==> flow/design.v <==
`timescale 1ns / 1ps
module syntropy_core #(
    parameter DATA_WIDTH = 16,
    parameter ADDR_WIDTH = 8,
    parameter THRESHOLD_DEFAULT = 16'hE666,   
    parameter LEARNING_RATE = 16'h0019,      
    parameter MAX_ITERATIONS = 8'd10
)(
    input wire clk,
    input wire rst_n,
    input wire [DATA_WIDTH-1:0] voltage_drift,     
    input wire [DATA_WIDTH-1:0] packet_loss,       
    input wire [DATA_WIDTH-1:0] temp_variance,     
    input wire [DATA_WIDTH-1:0] phase_jitter,      
    input wire [DATA_WIDTH-1:0] threshold,         
    input wire enable_learning,                    
    input wire mesh_broadcast_en,                  
    output reg stable,                             
    output reg [DATA_WIDTH-1:0] flux_value,        
    output reg [DATA_WIDTH-1:0] correction_vector,  
    output reg [DATA_WIDTH-1:0] optimized_params,  
    output reg learning_active,                    
    output reg mesh_broadcast_req,                 
    input wire [DATA_WIDTH-1:0] mesh_flux_in,      
    input wire [DATA_WIDTH-1:0] mesh_correction_in,  
    input wire mesh_valid_in,                      
    output reg [DATA_WIDTH-1:0] mesh_flux_out,     
    output reg [DATA_WIDTH-1:0] mesh_correction_out,  
    output reg mesh_valid_out,                     
    output reg [7:0] iteration_count,              
    output reg [3:0] state,                        
    output reg error_flag                          
);
    localparam IDLE = 4'd0;
    localparam EVALUATE = 4'd1;
    localparam LEARN = 4'd2;
    localparam CORRECT = 4'd3;
    localparam BROADCAST = 4'd4;
    localparam ERROR = 4'd5;
    reg [DATA_WIDTH-1:0] flux_reg;
    reg [DATA_WIDTH-1:0] threshold_reg;
    reg [DATA_WIDTH-1:0] metrics [0:3];   
    reg [DATA_WIDTH-1:0] gradients [0:3];  
    reg [DATA_WIDTH-1:0] params [0:3];    
    reg [7:0] iter_count;
    reg [3:0] current_state;
    reg learning_en;
    reg mesh_en;
    wire [DATA_WIDTH-1:0] flux_calc;
    wire signed [22:0] gradient_calc [0:3];
    wire signed [31:0] scaled_step [0:3];
    wire [DATA_WIDTH-1:0] param_update [0:3];
    wire signed [17:0] flux_error;
    localparam signed [31:0] LEARNING_RATE_S = LEARNING_RATE;
    wire overflow_flag;
    assign flux_calc = 16'h0100 - (voltage_drift + packet_loss + 
                                   (temp_variance >> 8) + phase_jitter);
    assign flux_error = $signed({2'b00, threshold_reg}) - $signed({2'b00, flux_reg});
    assign gradient_calc[0] = -2 * flux_error;  
    assign gradient_calc[1] = -2 * flux_error;  
    assign gradient_calc[2] = (-2 * flux_error) >>> 8;  
    assign gradient_calc[3] = -2 * flux_error;  
    assign scaled_step[0] = (LEARNING_RATE_S * gradient_calc[0]) >>> 8;
    assign scaled_step[1] = (LEARNING_RATE_S * gradient_calc[1]) >>> 8;
    assign scaled_step[2] = (LEARNING_RATE_S * gradient_calc[2]) >>> 8;
    assign scaled_step[3] = (LEARNING_RATE_S * gradient_calc[3]) >>> 8;
    assign param_update[0] = params[0] - scaled_step[0][DATA_WIDTH-1:0];
    assign param_update[1] = params[1] - scaled_step[1][DATA_WIDTH-1:0];
    assign param_update[2] = params[2] - scaled_step[2][DATA_WIDTH-1:0];
    assign param_update[3] = params[3] - scaled_step[3][DATA_WIDTH-1:0];
    assign overflow_flag = (flux_calc[15] == 1'b1) || 
                          (param_update[0][15] == 1'b1) ||
                          (param_update[1][15] == 1'b1) ||
                          (param_update[2][15] == 1'b1) ||
                          (param_update[3][15] == 1'b1);
    always @(posedge clk or negedge rst_n) begin
        if (!rst_n) begin
            stable <= 1'b0;
            flux_value <= 16'h0000;
            correction_vector <= 16'h0000;
            optimized_params <= 16'h0000;
            learning_active <= 1'b0;
            mesh_broadcast_req <= 1'b0;
            mesh_flux_out <= 16'h0000;
            mesh_correction_out <= 16'h0000;
            mesh_valid_out <= 1'b0;
            iteration_count <= 8'd0;
            state <= IDLE;
            error_flag <= 1'b0;
            params[0] <= 16'h0000;  
            params[1] <= 16'h0000;  
            params[2] <= 16'h0000;  
            params[3] <= 16'h0000;  
            threshold_reg <= THRESHOLD_DEFAULT;
            flux_reg <= 16'h0000;
            current_state <= IDLE;
            learning_en <= 1'b0;
            mesh_en <= 1'b0;
            iter_count <= 8'd0;
        end else begin
            threshold_reg <= threshold;
            learning_en <= enable_learning;
            mesh_en <= mesh_broadcast_en;
            metrics[0] <= voltage_drift;
            metrics[1] <= packet_loss;
            metrics[2] <= temp_variance;
            metrics[3] <= phase_jitter;
            case (current_state)
                IDLE: begin
                    stable <= 1'b0;
                    learning_active <= 1'b0;
                    mesh_broadcast_req <= 1'b0;
                    mesh_valid_out <= 1'b0;
                    error_flag <= 1'b0;
                    iter_count <= 8'd0;
                    if (overflow_flag) begin
                        current_state <= ERROR;
                    end else begin
                        current_state <= EVALUATE;
                    end
                end
                EVALUATE: begin
                    flux_reg <= flux_calc;
                    flux_value <= flux_calc;
                    if (flux_calc >= threshold_reg) begin
                        stable <= 1'b1;
                        correction_vector <= 16'h0000;
                        current_state <= IDLE;
                    end else begin
                        stable <= 1'b0;
                        correction_vector <= threshold_reg - flux_calc;
                        if (learning_en) begin
                            current_state <= LEARN;
                        end else begin
                            current_state <= CORRECT;
                        end
                    end
                end
                LEARN: begin
                    learning_active <= 1'b1;
                    if (iter_count < MAX_ITERATIONS) begin
                        gradients[0] <= gradient_calc[0];
                        gradients[1] <= gradient_calc[1];
                        gradients[2] <= gradient_calc[2];
                        gradients[3] <= gradient_calc[3];
                        params[0] <= param_update[0];
                        params[1] <= param_update[1];
                        params[2] <= param_update[2];
                        params[3] <= param_update[3];
                        iter_count <= iter_count + 1;
                        iteration_count <= iter_count + 1;
                        flux_reg <= 16'h0100 - (param_update[0] + param_update[1] + 
                                               (param_update[2] >> 8) + param_update[3]);
                    end else begin
                        learning_active <= 1'b0;
                        optimized_params <= params[0] + params[1] + params[2] + params[3];
                        current_state <= CORRECT;
                    end
                end
                CORRECT: begin
                    if (mesh_en && mesh_valid_in) begin
                        correction_vector <= mesh_correction_in;
                    end
                    current_state <= BROADCAST;
                end
                BROADCAST: begin
                    mesh_flux_out <= flux_reg;
                    mesh_correction_out <= correction_vector;
                    mesh_valid_out <= 1'b1;
                    mesh_broadcast_req <= 1'b1;
                    current_state <= IDLE;
                end
                ERROR: begin
                    error_flag <= 1'b1;
                    stable <= 1'b0;
                    learning_active <= 1'b0;
                    mesh_broadcast_req <= 1'b0;
                    mesh_valid_out <= 1'b0;
                end
                default: begin
                    current_state <= IDLE;
                end
            endcase
            state <= current_state;
        end
    end
    always @(posedge clk) begin
        if (mesh_valid_in && mesh_en) begin
        end
    end
endmodule
# --- Tool chain data of syntropy_core ---
# What the tools print for syntropy_core, step after step.
# Line numbers count from 1 in the design file above.
# Library cell names are shortened.
design:
  top_module: "syntropy_core"
  clk_port: "clk"
  lib: "sky130hd"
  pvt_corner: "tt_025C_1v80"

# --- Word level ---
# Yosys after proc, flatten, opt, wreduce and memory -nomap, before mapping. Print and check cells are not counted.
bits:
  register_bits: 206
  latch_bits: 0
  mem_bits_rw: 0
  mem_bits_ro: 0
  clocked_rd_ports_x_width: 0
  mem_count: 0
  input_bits: 117
  elab_cells: 92
classes:
  add_sub_neg: 19
  multipliers: 2
  n_div: 0
  n_cmp: 2
  eq_ne: 8
  shifts: 0
  mux: 18
  bitwise: 2
  reduce_and_logical: 20
ops:
  columns: ["cell", "count"]
  rows:
  - ["multiplier 6 x 23 -> 24 bit with constant A", 1]
  - ["multiplier 6 x 22 -> 23 bit with constant A", 1]
  - ["adder 16 bit", 7]
  - ["subtractor 16 bit", 5]
  - ["parallel mux 16 bit (select 2 bit)", 2]
  - ["two-way mux 16 bit", 3]
  - ["adder 16 x 8 -> 16 bit", 2]
  - ["subtractor 9 x 16 -> 16 bit with constant A", 2]
  - ["negator 17 -> 30 bit", 1]
  - ["parallel mux 4 bit (select 5 bit)", 1]
  - ["subtractor 16 x 16 -> 17 bit", 1]
  - [">= comparator 16 bit", 1]
  - ["parallel mux 8 bit (select 2 bit)", 1]
  - ["nonzero test 2 bit", 7]
  - ["AND reduction 2 bit", 6]
  - ["equality test 4 x 2 -> 1 bit with constant B", 2]
  - ["equality test 4 x 3 -> 1 bit with constant B", 2]
  - ["adder 8 x 1 -> 8 bit with constant B", 1]
  - ["< comparator 8 x 4 -> 1 bit with constant B", 1]
  - ["two-way mux 8 bit", 1]
  - ["parallel mux 1 bit (select 2 bit)", 4]
  - ["inequality test 2 bit with constant B", 3]
  - ["logical OR 1 bit", 4]
  - ["equality test 4 x 1 -> 1 bit with constant B", 1]
  - ["logical NOT 4 bit", 1]
  - ["two-way mux 4 bit", 1]
  - ["two-way mux 3 bit", 1]
  - ["two-way mux 1 bit", 3]
# Other operator kinds: 4; their cells: 5.

# --- Longest topological paths ---
# Yosys ltp: most cells in a row. Word level: on the elaborated netlist, between registers, memories and ports. Mapped: between sequential cells and ports; inverters and the memories' decode and read muxes count.
logic_depth:
  depth_word: 10
  abc_area: 0
  ltp_mapped: 54
  depth_no_buf: 54

# --- Netlist ---
# Yosys stat after the flow's synthesis: flattened, memories mapped to cells. It holds for the ABC_AREA given above (unset counts as 0); a run with the other value may have another netlist.
# The area totals of this step are shown rounded.
by_type:
  columns: ["cell", "count", "type_area_um2"]
  rows:
  - ["dfrtp_1", 195, 4879.68]
  - ["ha_1", 262, 3.28E+03]
  - ["fa_1", 101, 2.02E+03]
  - ["xnor2_1", 105, 919.632]
  - ["inv_1", 237, 889.603]
  - ["nand2_1", 223, 837.053]
  - ["o21ai_0", 152, 760.73]
  - ["a21oi_1", 109, 545.523]
  - ["xor2_1", 56, 490.47]
  - ["mux2_2", 38, 427.91]
  - ["nor2_1", 96, 360.346]
  - ["a21o_1", 41, 307.795]
  - ["dfstp_2", 9, 236.477]
  - ["nor2b_1", 36, 225.216]
  - ["nor3_1", 40, 200.192]
  - ["clkbuf_1", 43, 161.405]
  - ["nand2b_1", 24, 150.144]
  - ["a211oi_1", 19, 142.637]
# Not listed: further types 71, cells in them 285.
mapped:
  mapped_cells: 2071
  mapped_area_um2: 19100
  seq_area_um2: 5120
  ffs: 204
  buffers: 50

# --- Path before layout ---
# Path of least setup slack by OpenSTA after synthesis, without wires, with an ideal clock, recovery checks aside; 20% of the period is set as input and as output delay. Where synthesis merged equal registers, the netlist keeps one of their names.
synth_path:
  path_kind: "reg-to-reg"
  start: "register threshold_reg[1]"
  end: "register flux_reg[14]"
  tclk_ns: 13.0
  setup_ns: 0.087
  arrival_ns: 10.843
  setup_slack_ns: 2.069
  delay_ns: 10.930
  driving_pins: 52
  n_path_buf: 1
  synth_period_reached_ns: 10.931
# "delay_ns" = arrival - input delay + setup time.
# "driving_pins" counts driving pins, that of a launching flip-flop among them; a cell with two outputs on the path counts twice.
# "synth_period_reached_ns" is the clock period less the worst setup slack; recovery checks do not enter. This is arithmetic on one report: input and output delays are still those of the set period (20% each).
# A register here has more assigning lines than the two given.
synth_via:
  cell_sequence: "dfstp_2 inv_1 fa_1 nand2b_1 a21o_4 a211oi_1 and2_1 nand3_1 or3_1 nor3_1 nor2_1 ha_1 fa_1 ha_1 ha_1 clkbuf_1 nand2_1 o31ai_2 [16 not listed] inv_1 fa_1 inv_1 ha_1 inv_1 fa_1 nor2b_1 o21ai_0 a21boi_0 o21ai_0 a21boi_0 o21ai_0 a21boi_0 o21a_1 nor2_1 o21ai_0 mux2_2 o211ai_1"
  cells_between: 14
  classes_between: "add/sub: 10; mul: 2; mux: 2"
synth_lines:
  columns: ["element", "line_no", "rtl"]
  rows:
  - ["start: declaration", 41, "reg [DATA_WIDTH-1:0] threshold_reg;"]
  - ["start: assignment", 94, "threshold_reg <= THRESHOLD_DEFAULT;"]
  - ["start: assignment", 101, "threshold_reg <= threshold;"]
  - ["end: assignment", 123, "flux_reg <= flux_calc;"]
  - ["end: assignment", 152, "flux_reg <= 16'h0100 - (param_update[0] + param_update[1] +"]
  - ["end: declaration", 40, "reg [DATA_WIDTH-1:0] flux_reg;"]
# Chain of elaborated cells between the ends: none given.
# Some nets on the timed path still bear RTL names; the line given drives or declares the net.
synth_nets:
  columns: ["net", "line_no", "rtl"]
  rows:
  - ["param_update[2][10]", 69, "assign param_update[2] = params[2] - scaled_step[2][DATA_WIDTH-1:0];"]

# --- Timing after layout ---
# From the final timing report of record 1: the path of least setup slack in the routed layout; clock arrival at registers is part of the times.
layout_path:
  path_kind: "reg-to-reg"
  start: "register threshold_reg[1]"
  end: "register flux_reg[15]"
  tclk_ns: 7.33
  setup_ns: 0.12
  arrival_ns: 10.79
  setup_slack_ns: -3.04
  driving_pins: 45
  n_path_buf: 2
# The rows between start and end are the longest chain of elaborated cells between them; the timing report does not say that the signal goes this way. Where chains are equally long, one stands for them.
# Each line given opens the expression or statement behind the cell; cells for indexed reads and writes are added by Yosys, which also makes memories of some case tables.
# A register here has more assigning lines than the two given.
layout_via:
  cell_sequence: "dfstp_2 inv_2 fa_2 nand2b_4 a21o_4 a21boi_4 a211oi_4 nand3_4 or3_4 nor3_4 nand2_2 xor2_1 ha_1 ha_4 xor2_1 ha_1 ha_4 buf_4 [9 not listed] a41oi_2 o21ai_2 xnor2_2 xnor2_2 fa_1 fa_2 fa_1 ha_4 nand3_2 a2111o_1 a31oi_2 a21o_1 a21oi_2 xor2_1 xnor2_1 xnor2_1 nor3_1 or3_1"
  elab_chain_len: 10
  cells_between: 14
  classes_between: "add/sub: 10; mul: 2; mux: 2"
layout_lines:
  columns: ["element", "line_no", "rtl"]
  rows:
  - ["start: declaration", 41, "reg [DATA_WIDTH-1:0] threshold_reg;"]
  - ["start: assignment", 94, "threshold_reg <= THRESHOLD_DEFAULT;"]
  - ["start: assignment", 101, "threshold_reg <= threshold;"]
  - ["subtractor 16 x 16 -> 17 bit", 58, "assign flux_error = $signed({2'b00, threshold_reg}) - $signed({2'b00, flux_reg});"]
  - ["negator 17 -> 30 bit", 59, "assign gradient_calc[0] = -2 * flux_error;"]
  - ["multiplier 6 x 22 -> 23 bit", 63, "assign scaled_step[0] = (LEARNING_RATE_S * gradient_calc[0]) >>> 8;"]
  - ["subtractor 16 bit", 67, "assign param_update[0] = params[0] - scaled_step[0][DATA_WIDTH-1:0];"]
  - ["adder 16 bit", 152, "flux_reg <= 16'h0100 - (param_update[0] + param_update[1] +"]
  - ["adder 16 x 8 -> 16 bit", 152, null]
  - ["adder 16 bit", 152, null]
  - ["subtractor 9 x 16 -> 16 bit", 152, null]
  - ["two-way mux 16 bit", 141, "if (iter_count < MAX_ITERATIONS) begin"]
  - ["parallel mux 16 bit (select 2 bit)", 108, "case (current_state)"]
  - ["end: assignment", 123, "flux_reg <= flux_calc;"]
  - ["end: assignment", 152, null]
  - ["end: declaration", 40, "reg [DATA_WIDTH-1:0] flux_reg;"]

# Below are 3 stored runs of the flow (Yosys, OpenROAD; platform sky130hd) on syntropy_core, each with its settings and what was measured, unordered. Constraints: input delay and output delay 20% of the set period each, output load 0.01 pF.
# "period_reached_ns" means the clock period less the worst setup slack. The figure is calculated, with input and output delays left at 20% of the set period.
# "critical_path_time_ns" = time allowed to the worst setup path (clock period - input delay - output delay, where it has them) - its slack; a late launch clock adds to it, a late capture clock takes from it.
# The measured numbers are rounded.
runs:
  - name: "record 1"
    settings:
      CORE_UTILIZATION: 40
      period_ns: 7.33
      CAP_MARGIN: 20
      CORE_MARGIN: 2
      SLEW_MARGIN: 20
    results:
      worstSetupSlack_ns: -3.04
      fin_hold_ws_ns: 0.471
      synth_chip_area_um2: 19100
      period_reached_ns: 10.373
      critical_path_time_ns: 10.37
      critical_path_type: "reg-to-reg"
      cell_area_final_um2: 28400
      total_die_area_um2: 49500
  - name: "record 2"
    settings:
      CORE_UTILIZATION: 40
      period_ns: 12.4
      CAP_MARGIN: 20
      CORE_MARGIN: 2
      SLEW_MARGIN: 20
    results:
      worstSetupSlack_ns: 0.775
      fin_hold_ws_ns: 0.474
      synth_chip_area_um2: 19100
      period_reached_ns: 11.625
      critical_path_time_ns: 11.62
      critical_path_type: "reg-to-reg"
      cell_area_final_um2: 22800
      total_die_area_um2: 49500
  - name: "record 3"
    settings:
      CAP_MARGIN: 30
      CELL_PAD_IN_SITES_DETAIL_PLACEMENT: 1
      CELL_PAD_IN_SITES_GLOBAL_PLACEMENT: 1
      CORE_MARGIN: 6
      CORE_UTILIZATION: 36
      CTS_CLUSTER_SIZE: 62
      GPL_ROUTABILITY_DRIVEN: 1
      MAX_ROUTING_LAYER: "met5"
      SETUP_SLACK_MARGIN: -0.94
      TNS_END_PERCENT: 5
      period_ns: 13.0
      SLEW_MARGIN: 20
    results:
      worstSetupSlack_ns: 0.313
      fin_hold_ws_ns: 0.476
      synth_chip_area_um2: 19100
      period_reached_ns: 12.687
      critical_path_time_ns: 12.69
      critical_path_type: "reg-to-reg"
      cell_area_final_um2: 23000
      total_die_area_um2: 58700
